==> flow/design.v <==
module processor(
input   clk,
input   rst,
input   inst_valid,
input   [63:0] p_rdata,
output  reg [31:0] p_wdata,
output  reg done
    );
parameter IDLE = 0;
parameter INST = 1;
parameter ADD  = 2;
parameter SUB  = 3;
parameter MUL  = 4;
parameter TRAN = 5;
parameter DET  = 6;
parameter DONE = 7;
reg [2:0] state,n_state;
reg [4:0] inst;
reg  [6:0] A_0,A_1,A_2,A_3,B_0,B_1,B_2,B_3;
always@(posedge clk or posedge rst) begin
    if(rst) begin
        state <= 0;
    end
    else begin
        state <= n_state;
    end
end
always@(*) begin
    case(state)
    IDLE:begin
        n_state =(inst_valid == 1)? INST : IDLE; 
    end
    INST:begin
        case(inst)
            5'b00001:   n_state = ADD;
            5'b00010:   n_state = SUB;
            5'b00100:   n_state = MUL;
            5'b01000:   n_state = TRAN;
            5'b10000:   n_state = DET;
            default:     n_state = IDLE;
        endcase
    end
    ADD:begin
        n_state = DONE;
    end
    SUB:begin
        n_state = DONE;
    end
    MUL:begin
        n_state = DONE;
    end
    TRAN:begin
        n_state = DONE;
    end
    DET:begin
        n_state = DONE;
    end
    DONE:begin
        n_state = IDLE;
    end
    default:begin
        n_state = IDLE;
    end
    endcase
end
always@(posedge clk) begin
    case(state)
    IDLE:begin
         p_wdata <= 0;
         done    <= 0;
         inst <= (inst_valid == 1)? p_rdata[60:56] : 5'd0;
         A_0  <= (inst_valid == 1)? p_rdata[6:0] : 7'd0;
         A_1  <= (inst_valid == 1)? p_rdata[13:7] : 7'd0;
         A_2  <= (inst_valid == 1)? p_rdata[20:14] : 7'd0;
         A_3  <= (inst_valid == 1)? p_rdata[27:21] : 7'd0;
         B_0  <= (inst_valid == 1)? p_rdata[34:28] : 7'd0;
         B_1  <= (inst_valid == 1)? p_rdata[41:35] : 7'd0;
         B_2  <= (inst_valid == 1)? p_rdata[48:42] : 7'd0;
         B_3  <= (inst_valid == 1)? p_rdata[55:49] : 7'd0;
    end
    INST:begin
    end
    ADD:begin
        p_wdata[6:0]   <= A_0 + B_0;
        p_wdata[13:7]  <= A_1 + B_1;
        p_wdata[20:14] <= A_2 + B_2;
        p_wdata[27:21] <= A_3 + B_3;
        p_wdata[31:28] <= 4'd0;
        done <= 1;
    end
    SUB:begin
        p_wdata[6:0]   <= A_0 - B_0;
        p_wdata[13:7]  <= A_1 - B_1;
        p_wdata[20:14] <= A_2 - B_2;
        p_wdata[27:21] <= A_3 - B_3;
        p_wdata[31:28] <= 4'd0;
        done <= 1;
    end
    MUL:begin
        p_wdata[6:0]     <= (A_0 * B_0) + (A_1 * B_2);
        p_wdata[13:7]    <= (A_0 * B_1) + (A_1 * B_3);
        p_wdata[20:14]   <= (A_2 * B_0) + (A_3 * B_2);
        p_wdata[27:21]   <= (A_2 * B_1) + (A_3 * B_3);
        p_wdata[31:28] <= 4'd0;
        done <= 1;
    end
    TRAN:begin
        p_wdata[6:0]     <= A_0;
        p_wdata[13:7]    <= A_2;
        p_wdata[20:14]   <= A_1;
        p_wdata[27:21]   <= A_3; 
        p_wdata[31:28] <= 4'd0;
        done <= 1;
    end
    DET:begin
        p_wdata[6:0]     <= (A_0 * A_3) - (A_1 * A_2);
        p_wdata[31:6] <= 25'd0;
        done <= 1;
    end
    DONE:begin
        done <= 0;
    end
    default:begin
        p_wdata <= 0;
        done    <= 0;
    end
    endcase
end
endmodule
module controller(
input clk,
input rst,
input done,
input  [31:0] p_wdata,
input  [31:0] b_rdata,
output reg [31:0] b_wdata,
output [63:0] p_rdata,
output reg [31:0] addr,
output reg inst_valid,
output reg [3:0] we,
output reg en
    );
parameter bram_base_addr   = 32'h00000000;  
parameter result_base_addr   =  32'h00000000 ; 
parameter RESET_1     = 0;
parameter RESET_2     = 1;
parameter IDLE      = 2;
parameter R_BEGIN_1 = 3;
parameter R_BEGIN_2 = 4;
parameter READ_1    = 5;
parameter READ_2    = 6;
parameter READ_3    = 7;
parameter READ_4    = 8;
parameter WAIT      = 9;
parameter WRITE_1   = 10;
parameter WRITE_2   = 11;
reg [31:0] data1,data2;
reg start;
reg [3:0]  state,n_state;
reg [31:0] counter_r,counter_w;
reg [31:0] count,count_goal;
assign   p_rdata = {data2,data1};
always@(posedge clk or posedge rst) begin
    if(rst) begin
        state <= RESET_1;
    end
    else begin
        state <= n_state;
    end
end
always@(*) begin
    case(state)
        RESET_1:begin
            n_state = RESET_2;
        end
        RESET_2:begin
            n_state = (count == count_goal)? IDLE : RESET_2;
        end
        IDLE:begin
            n_state = (start)? READ_1 : R_BEGIN_1;
        end
        R_BEGIN_1:begin
             n_state = R_BEGIN_2;
        end
        R_BEGIN_2:begin
             n_state = IDLE;
        end
        READ_1:begin
            n_state = READ_2;
        end
        READ_2:begin
            n_state = READ_3;
        end
        READ_3:begin
            n_state = READ_4;
        end
        READ_4:begin
            n_state = WAIT;
        end
        WAIT:begin
            n_state = (done)? WRITE_1 : WAIT;
        end
        WRITE_1:begin
            n_state = WRITE_2;
        end
        WRITE_2:begin
            n_state = IDLE;
        end 
        default: begin
            n_state = IDLE;
        end 
    endcase
end
always@(posedge clk) begin
    case(state)
        RESET_1:begin
            inst_valid <= 0;
            counter_r    <= 32'd4;
            counter_w    <= 32'd40;
            addr       <= 0;
            we         <= 4'h0;
            en         <= 0;
            start      <= 0;
            data1      <= 0;
            data2      <= 0;
            count      <= 0;
            count_goal <=15; 
            b_wdata    <= 0;
        end 
        RESET_2:begin
            en         <= (count == count_goal)? 1:0;
            count      <= (count == count_goal)? 0 : count +1;
        end
        IDLE:begin
            addr <= (start)? bram_base_addr + counter_r : bram_base_addr;
            we   <= 0;
        end
        R_BEGIN_1:begin
             addr <= addr;
        end
        R_BEGIN_2:begin
              start <= (b_rdata[31] == 1)? 1:0;
        end
        READ_1:begin
            addr <= addr;
            counter_r <= counter_r + 32'd4;
        end
        READ_2:begin
            data1  <= b_rdata;
            addr <= bram_base_addr + counter_r;
        end
        READ_3:begin
            addr <= addr;
            counter_r <= counter_r + 32'd4;
        end
        READ_4:begin
            data2  <= b_rdata;
            counter_r <= counter_r + 32'd4;
        end
        WAIT:begin
            inst_valid <= 1;
            b_wdata    <= (done == 1)? p_wdata : 0;
        end
        WRITE_1:begin
            inst_valid <= 0;
            addr <= result_base_addr + counter_w;
            we   <= 4'hf;
        end
        WRITE_2:begin
            counter_w    <= counter_w + 32'd4;
            we   <= 4'hf;
            start <= 0;
        end 
        default: begin
            inst_valid <= 0;
            counter_r    <= 32'd4;
            counter_w    <= 32'd40;
            addr       <= 0;
            we         <= 4'h0;
            en         <= 0;
            start      <= 0;
            data1      <= 0;
            data2      <= 0;
            count      <= 0;
            count_goal <=15; 
            b_wdata    <= 0;
        end 
    endcase
end
endmodule
`timescale 1ns / 1ps
module top(
input clk,
input rst,
input  [31:0] b_rdata,
output [31:0] b_wdata,
output [31:0] addr,
output [3:0] we,
output en,
output rstout
    );
wire inst_valid;
wire [63:0] p_rdata;
wire [31:0] p_wdata;
wire done;
assign rstout = ~rst;
processor po(
        .clk(clk),
        .rst(rstout),
        .inst_valid(inst_valid),
        .p_rdata(p_rdata),
        .p_wdata(p_wdata),
        .done(done)
    );
controller co(
        .clk(clk),
        .rst(rstout),
        .done(done),
        .p_wdata(p_wdata),
        .b_rdata(b_rdata),
        .b_wdata(b_wdata),   
        .p_rdata(p_rdata),
        .addr(addr),
        .inst_valid(inst_valid),
        .we(we),
        .en(en)
    );
endmodule
Ticket comment

From RTL to reports: top:

Tool output for the design above before and after an edit, in the order of the flow.
"original" refers to lines of the RTL above, "edited" to lines of the edited file.
"change": "edited" minus "original" as printed here.
Library cell names are shortened.
A cell with - has no value.

* design top: top
* clock input: clk
* library: sky130hd
* corner: tt_025C_1v80

Edit of the RTL:

The edit as a unified diff against the file above.
A script made this edit. It changes what the design does and was not meant as an optimisation.

```diff
@@ -305,4 +305,6 @@
 wire done;
 assign rstout = ~rst;
+wire [31:0] p_wdata_m, p_wdata_s;
+wire done_m, done_s;
 processor po(
         .clk(clk),
@@ -310,7 +312,11 @@
         .inst_valid(inst_valid),
         .p_rdata(p_rdata),
-        .p_wdata(p_wdata),
-        .done(done)
-    );
+        .p_wdata(p_wdata_m),
+        .done(done_m)
+    );
+processor po_2 (.clk(clk), .rst(rstout), .inst_valid(inst_valid), .p_rdata(~p_rdata),
+    .p_wdata(p_wdata_s), .done(done_s));
+assign p_wdata = p_wdata_m ^ p_wdata_s;
+assign done = done_m ^ done_s;
 controller co(
         .clk(clk),
```

Elaborated design:

Source: Yosys, flattened and elaborated, memories not mapped. Widths are those after wreduce. Registers that Yosys merges into a memory's read port (data or address) are not register bits. Print and check cells do not count. Equal cells are merged and count once.

Bit counts
* word width x clocked read ports: original 0, edited 0, change 0
* bits in read-only memories: original 0, edited 0, change 0
* output and inout bits: original 70, edited 70, change 0
* cells after elaboration: original 125, edited 191, change +66
* flip-flop bits (word level): original 325, edited 418, change +93
* memories kept: original 0, edited 0, change 0
* bits in latches: original 0, edited 0, change 0
* bits in writable memories: original 0, edited 0, change 0
* input bits: original 34, edited 34, change 0

Operators by class
* add/subtract/negate cells: original 16, edited 29, change +13
* reductions and logical operators: original 20, edited 27, change +7
* multiply operators: original 10, edited 20, change +10
* magnitude comparators: original 0, edited 0, change 0
* bitwise gates (word level): original 1, edited 4, change +3
* muxes and demuxes: original 29, edited 37, change +8
* div/mod/pow operators: original 0, edited 0, change 0
* shifts and indexed selects: original 0, edited 0, change 0
* eq/ne operators: original 24, edited 36, change +12

Operator list
* 7-bit adder: original 8, edited 16, change +8
* 7-bit by 7-bit multiplier with 7-bit output: original 8, edited 16, change +8
* 3-bit equality test with constant B: original 4, edited 8, change +4
* 7-bit subtractor: original 4, edited 8, change +4
* 7-bit parallel mux with 5-bit select: original 3, edited 6, change +3
* 2-bit OR reduction: original 3, edited 5, change +2
* 3-bit by 2-bit equality test with 1-bit output with constant B: original 2, edited 4, change +2
* 7-bit by 7-bit multiplier with 6-bit output: original 2, edited 4, change +2
* 1-bit parallel mux with 2-bit select: original 4, edited 5, change +1
* 3-bit by 1-bit equality test with 1-bit output with constant B: original 1, edited 2, change +1
* 5-bit by 1-bit equality test with 1-bit output with constant B: original 1, edited 2, change +1
* 5-bit by 2-bit equality test with 1-bit output with constant B: original 1, edited 2, change +1
* 5-bit by 3-bit equality test with 1-bit output with constant B: original 1, edited 2, change +1
* 5-bit by 4-bit equality test with 1-bit output with constant B: original 1, edited 2, change +1
* 5-bit equality test with constant B: original 1, edited 2, change +1
* 3-bit zero test: original 1, edited 2, change +1
* 1-bit parallel mux with 5-bit select: original 1, edited 2, change +1
* 3-bit parallel mux with 4-bit select: original 1, edited 2, change +1
* 3-bit parallel mux with 5-bit select: original 1, edited 2, change +1
* 6-bit parallel mux with 6-bit select: original 1, edited 2, change +1
* 2-bit nonzero test: original 1, edited 2, change +1
* 5-bit nonzero test: original 1, edited 2, change +1
* 6-bit nonzero test: original 1, edited 2, change +1
* 5-bit OR reduction: original 1, edited 2, change +1
* 6-bit subtractor: original 1, edited 2, change +1
* 61-bit NOT: original 0, edited 1, change +1
* 1-bit bitwise XOR: original 0, edited 1, change +1
* 28-bit bitwise XOR: original 0, edited 1, change +1

The list need not be complete.

Logic depth:

Yosys ltp: most cells in a row. Word level: on the elaborated netlist, between registers, memories and ports. Mapped: between sequential cells and ports; inverters and the memories' decode and read muxes count.

Logic depth
* depth after elaboration: original 3, edited 3, change 0
* ABC_AREA: original 0, edited 0
* mapped depth: original 21, edited 21, change 0
* mapped depth without buffers: original 20, edited 20, change 0

Mapped cells and area:

The flow's flattened synthesis, as Yosys stat reports it; memories are mapped. The netlist is that of the ABC_AREA named above (0 if unset); the other value can give another one.

Cell types
* xnor2_1: original 165, edited 337, change +172
* inv_1: original 173, edited 335, change +162
* ha_1: original 162, edited 321, change +159
* nand2_1: original 162, edited 308, change +146
* nor2_1: original 120, edited 251, change +131
* and2_1: original 271, edited 389, change +118
* fa_1: original 101, edited 202, change +101
* edfxtp_1: original 305, edited 395, change +90
* clkbuf_1: original 72, edited 122, change +50
* a21oi_1: original 39, edited 72, change +33
* o21ai_0: original 34, edited 63, change +29
* and3_1: original 41, edited 13, change -28
* a21o_1: original 23, edited 46, change +23
* xor2_1: original 78, edited 96, change +18
* a22oi_1: original 16, edited 31, change +15
* o21bai_1: original 7, edited 18, change +11
* or3_1: original 9, edited 19, change +10
* a222oi_1: original 9, edited 17, change +8

The list need not be complete.

Synthesis totals
* buffer cells: original 96, edited 144, change +48
* mapped flip-flops: original 325, edited 423, change +98
* chip area (Yosys) (um2): original 22231.3, edited 34523.1, change +12291.8
* sequential area (um2): original 9661.8, edited 12565.8, change +2904.0
* standard cells after synthesis: original 2020, edited 3322, change +1302

The figures by module come from a second, unflattened synthesis with its own total; it is not the netlist above.

Second synthesis, totals
* cells (unflattened synthesis): original 2104, edited 3482, change +1378
* area total of the unflattened synthesis (um2): original 22915.7, edited 35730.5, change +12814.8

Rows give one instance, submodules left out.

Modules, original
* processor: area 12360.6 um2, cells 1283, instances 1, seq. area 2904.0 um2
* controller: area 10551.4 um2, cells 820, instances 1, seq. area 6967.9 um2
* top: area 3.8 um2, cells 1, instances 1, seq. area 0.0 um2

Modules, edited
* processor: area 12323.1 um2, cells 1282, instances 2, seq. area 2904.0 um2
* controller: area 10551.4 um2, cells 820, instances 1, seq. area 6967.9 um2
* top: area 533.0 um2, cells 98, instances 1, seq. area 0.0 um2

Timing after synthesis:

Source: OpenSTA report_checks on the synthesized netlist (no wires, ideal clock, input and output delay 20% of the period each), path of least setup slack; recovery checks are left aside. Register names are those of the netlist, which keeps one name where synthesis merged equal registers.

Path after synthesis
* path kind: original register to register, edited register to register
* start: original reg po.A_0[1], edited reg co.state
* end: original reg po.p_wdata[6], edited reg co.data2[0]
* setup time (ps): original 268, edited 457, change +189
* data required time (ps): original 5732, edited 5543, change -189
* setup slack (ps): original 450, edited -236, change -686
* driving pins on the path: original 21, edited 6, change -15
* delay of the path (ps): original 5549, edited 6236, change +687
* path buffers: original 1, edited 1, change 0
* arrival (ps): original 5281, edited 5779, change +498
* period (ps): original 6000, edited 6000, change 0
* time at the first pin (ps): original 0, edited 0, change 0
* period reached after synthesis (ps): original 5550, edited 6236, change +686

"delay of the path" = arrival - input delay + setup time.
"driving pins on the path" counts driving pins, that of a launching flip-flop among them; a cell with two outputs on the path counts twice.
"period reached after synthesis" is the clock period less the worst setup slack; recovery checks do not enter. This is arithmetic on one report: input and output delays are still those of the set period (20% each).
Where an end lacks its bit number, it is one bit of the signal, or one of the new flip-flops if synthesis recoded a state register.
Between the ends stands the longest chain of elaborated cells between them, by number of cells; it is not shown to be the way that was timed. Of several equally long chains one is given.
A line is the first line of the expression or statement that the cell stems from. Yosys adds cells for indexed reads and writes and turns some case tables into memories.
At most two assigning lines are given for a register; there are more.

On the way, after synthesis, original:
* path through: edfxtp_1 > clkbuf_1 > and2_1 > fa_1 > inv_1 > fa_1 > inv_1 > fa_1 > inv_1 > fa_1 > inv_1 > fa_1 > fa_1 > ha_1 > o21ai_0 > o21bai_1 > a21oi_1 > xnor3_1 > xor2_1 > nand2_1 > a22oi_1
* length of the longest elaborated chain: 3
* elaborated cells between the ends (all ways): 5
* RTL lines with such cells: 4
* those cells by class: 3 x add/sub; 1 x mul; 1 x mux

RTL lines, path after synthesis, original
* from (decl): line 19 `reg  [6:0] A_0,A_1,A_2,A_3,B_0,B_1,B_2,B_3;`
* from (assign): line 72 `A_0  <= (inst_valid == 1)? p_rdata[6:0] : 7'd0;`
* 7-bit by 7-bit multiplier with 7-bit output: line 100 `p_wdata[6:0]     <= (A_0 * B_0) + (A_1 * B_2);`
* 7-bit adder: line 100
* 1-bit parallel mux with 5-bit select: line 67 `case(state)`
* to (assign): line 84 `p_wdata[6:0]   <= A_0 + B_0;`
* to (assign): line 92 `p_wdata[6:0]   <= A_0 - B_0;`
* to (decl): line 6 `output  reg [31:0] p_wdata,`

edited: The path ends at the enable pin of a flip-flop; only ways to that pin are counted.

On the way, after synthesis, edited:
* path through: dfrtp_1 > clkbuf_1 > or4_1 > or3_1 > nor3_1 > nor3b_1
* length of the longest elaborated chain: 2
* elaborated cells between the ends (all ways): 11
* those cells by class: 10 x eq/ne; 1 x reduce/logical

RTL lines, path after synthesis, edited
* from (decl): line 159 `reg [3:0]  state,n_state;`
* from (assign): line 165 `state <= RESET_1;`
* from (assign): line 168 `state <= n_state;`
* 4-bit by 1-bit equality test with 1-bit output: line 215 `case(state)`
* 10-bit OR reduction
* to (assign): line 225 `data2      <= 0;`
* to (assign): line 257 `data2  <= b_rdata;`
* to (decl): line 157 `reg [31:0] data1,data2;`

Path in the finished layout:

Path of least setup slack in the final report of each run of pair 1 (OpenROAD, finished layout, wires in). Where an end is a register, its clock arrival counts in the times.
The path's times are printed in steps of 10 ps; the period is the one set.

Path post-layout
* path kind: original register to register, edited register to register
* start: original reg po.A_1[0], edited reg po_2.A_3[2]
* end: original reg po.p_wdata[13], edited reg po_2.p_wdata[20]
* setup slack (ps): original 250, edited 250, change 0
* driving pins on the path: original 21, edited 17, change -4
* time at the first pin (ps): original 560, edited 570, change +10
* arrival (ps): original 5750, edited 5760, change +10
* setup time (ps): original 250, edited 250, change 0
* data required time (ps): original 6000, edited 6010, change +10
* period (ps): original 5680, edited 5680, change 0
* path buffers: original 1, edited 0, change -1

Between the ends stands the longest chain of elaborated cells between them, by number of cells; it is not shown to be the way that was timed. Of several equally long chains one is given.
At most two assigning lines are given for a register; there are more.

On the way, post-layout, original:
* path through: edfxtp_1 > buf_4 > and2_1 > ha_1 > ha_1 > inv_1 > fa_1 > inv_1 > fa_1 > inv_1 > fa_1 > fa_1 > inv_1 > ha_1 > o21ai_0 > o21bai_1 > a21oi_2 > xnor3_1 > xnor2_1 > a222oi_1 > inv_1
* length of the longest elaborated chain: 3
* elaborated cells between the ends (all ways): 5
* RTL lines with such cells: 4
* those cells by class: 3 x add/sub; 1 x mul; 1 x mux

RTL lines, path post-layout, original
* from (decl): line 19 `reg  [6:0] A_0,A_1,A_2,A_3,B_0,B_1,B_2,B_3;`
* from (assign): line 73 `A_1  <= (inst_valid == 1)? p_rdata[13:7] : 7'd0;`
* 7-bit by 7-bit multiplier with 7-bit output: line 101 `p_wdata[13:7]    <= (A_0 * B_1) + (A_1 * B_3);`
* 7-bit adder: line 101
* 7-bit parallel mux with 5-bit select: line 67 `case(state)`
* to (assign): line 85 `p_wdata[13:7]  <= A_1 + B_1;`
* to (assign): line 93 `p_wdata[13:7]  <= A_1 - B_1;`
* to (decl): line 6 `output  reg [31:0] p_wdata,`

On the way, post-layout, edited:
* path through: edfxtp_1 > and2_1 > fa_1 > ha_1 > fa_1 > fa_1 > inv_1 > fa_1 > inv_1 > fa_1 > xnor2_1 > xnor2_1 > xnor2_1 > xnor3_1 > xnor2_1 > a222oi_1 > inv_1
* length of the longest elaborated chain: 3
* elaborated cells between the ends (all ways): 3
* RTL lines with such cells: 2
* those cells by class: 1 x add/sub; 1 x mul; 1 x mux

RTL lines, path post-layout, edited
* from (decl): line 19 `reg  [6:0] A_0,A_1,A_2,A_3,B_0,B_1,B_2,B_3;`
* from (assign): line 75 `A_3  <= (inst_valid == 1)? p_rdata[27:21] : 7'd0;`
* 7-bit by 7-bit multiplier with 7-bit output: line 102 `p_wdata[20:14]   <= (A_2 * B_0) + (A_3 * B_2);`
* 7-bit adder: line 102
* 7-bit parallel mux with 5-bit select: line 67 `case(state)`
* to (assign): line 86 `p_wdata[20:14] <= A_2 + B_2;`
* to (assign): line 94 `p_wdata[20:14] <= A_2 - B_2;`
* to (decl): line 6 `output  reg [31:0] p_wdata,`

Layout results:

Both versions went through the flow (Yosys, OpenROAD) with the same settings in each pair. Constraints: input delay and output delay 20% of the set period each, output load 0.01 pF.

Flow settings, pair 1:
* period_ns: 5.68
* CAP_MARGIN: 20
* CORE_MARGIN: 2
* CORE_UTILIZATION: 40
* SLEW_MARGIN: 20

Results, pair 1
* setup TNS (ps): original 0, edited 0, change 0
* netlist area reported by Yosys (um2): original 22231.3, edited 34523.1, change +12291.8
* achieved period (ps): original 5429, edited 5427, change -2
* total design power (mW): original 5.710, edited 6.913, change +1.203
* area of the die (um2): original 57480.1, edited 88672.9, change +31192.8
* worst hold slack in the final report (ps): original 407, edited 417, change +10
* utilization after layout: original 0.47, edited 0.46, change -0.01
* smallest setup slack (ps): original 251, edited 253, change +2
* standard-cell area after routing (um2): original 25822.3, edited 39248.9, change +13426.6

Flow settings, pair 2:
* CAP_MARGIN: 25
* CORE_ASPECT_RATIO: 0.85
* CORE_UTILIZATION: 18
* CTS_CLUSTER_DIAMETER: 389
* CTS_CLUSTER_SIZE: 24
* MAX_ROUTING_LAYER: met4
* SLEW_MARGIN: 5
* period_ns: 8.1
* CORE_MARGIN: 2

Results, pair 2
* setup TNS (ps): original 0, edited 0, change 0
* netlist area reported by Yosys (um2): original 22231.3, edited 34523.1, change +12291.8
* achieved period (ps): original 6049, edited 5975, change -74
* total design power (mW): original 3.207, edited 4.028, change +0.821
* area of the die (um2): original 126343.0, edited 195326.0, change +68983.0
* worst hold slack in the final report (ps): original 446, edited 417, change -29
* utilization after layout: original 0.21, edited 0.205, change -0.005
* smallest setup slack (ps): original 2051, edited 2125, change +74
* standard-cell area after routing (um2): original 25728.4, edited 39130.0, change +13401.6

"achieved period" means the clock period less the worst setup slack. The figure is calculated, with input and output delays left at 20% of the set period.
"total design power" is the tool's figure for a default switching activity; nothing was simulated.
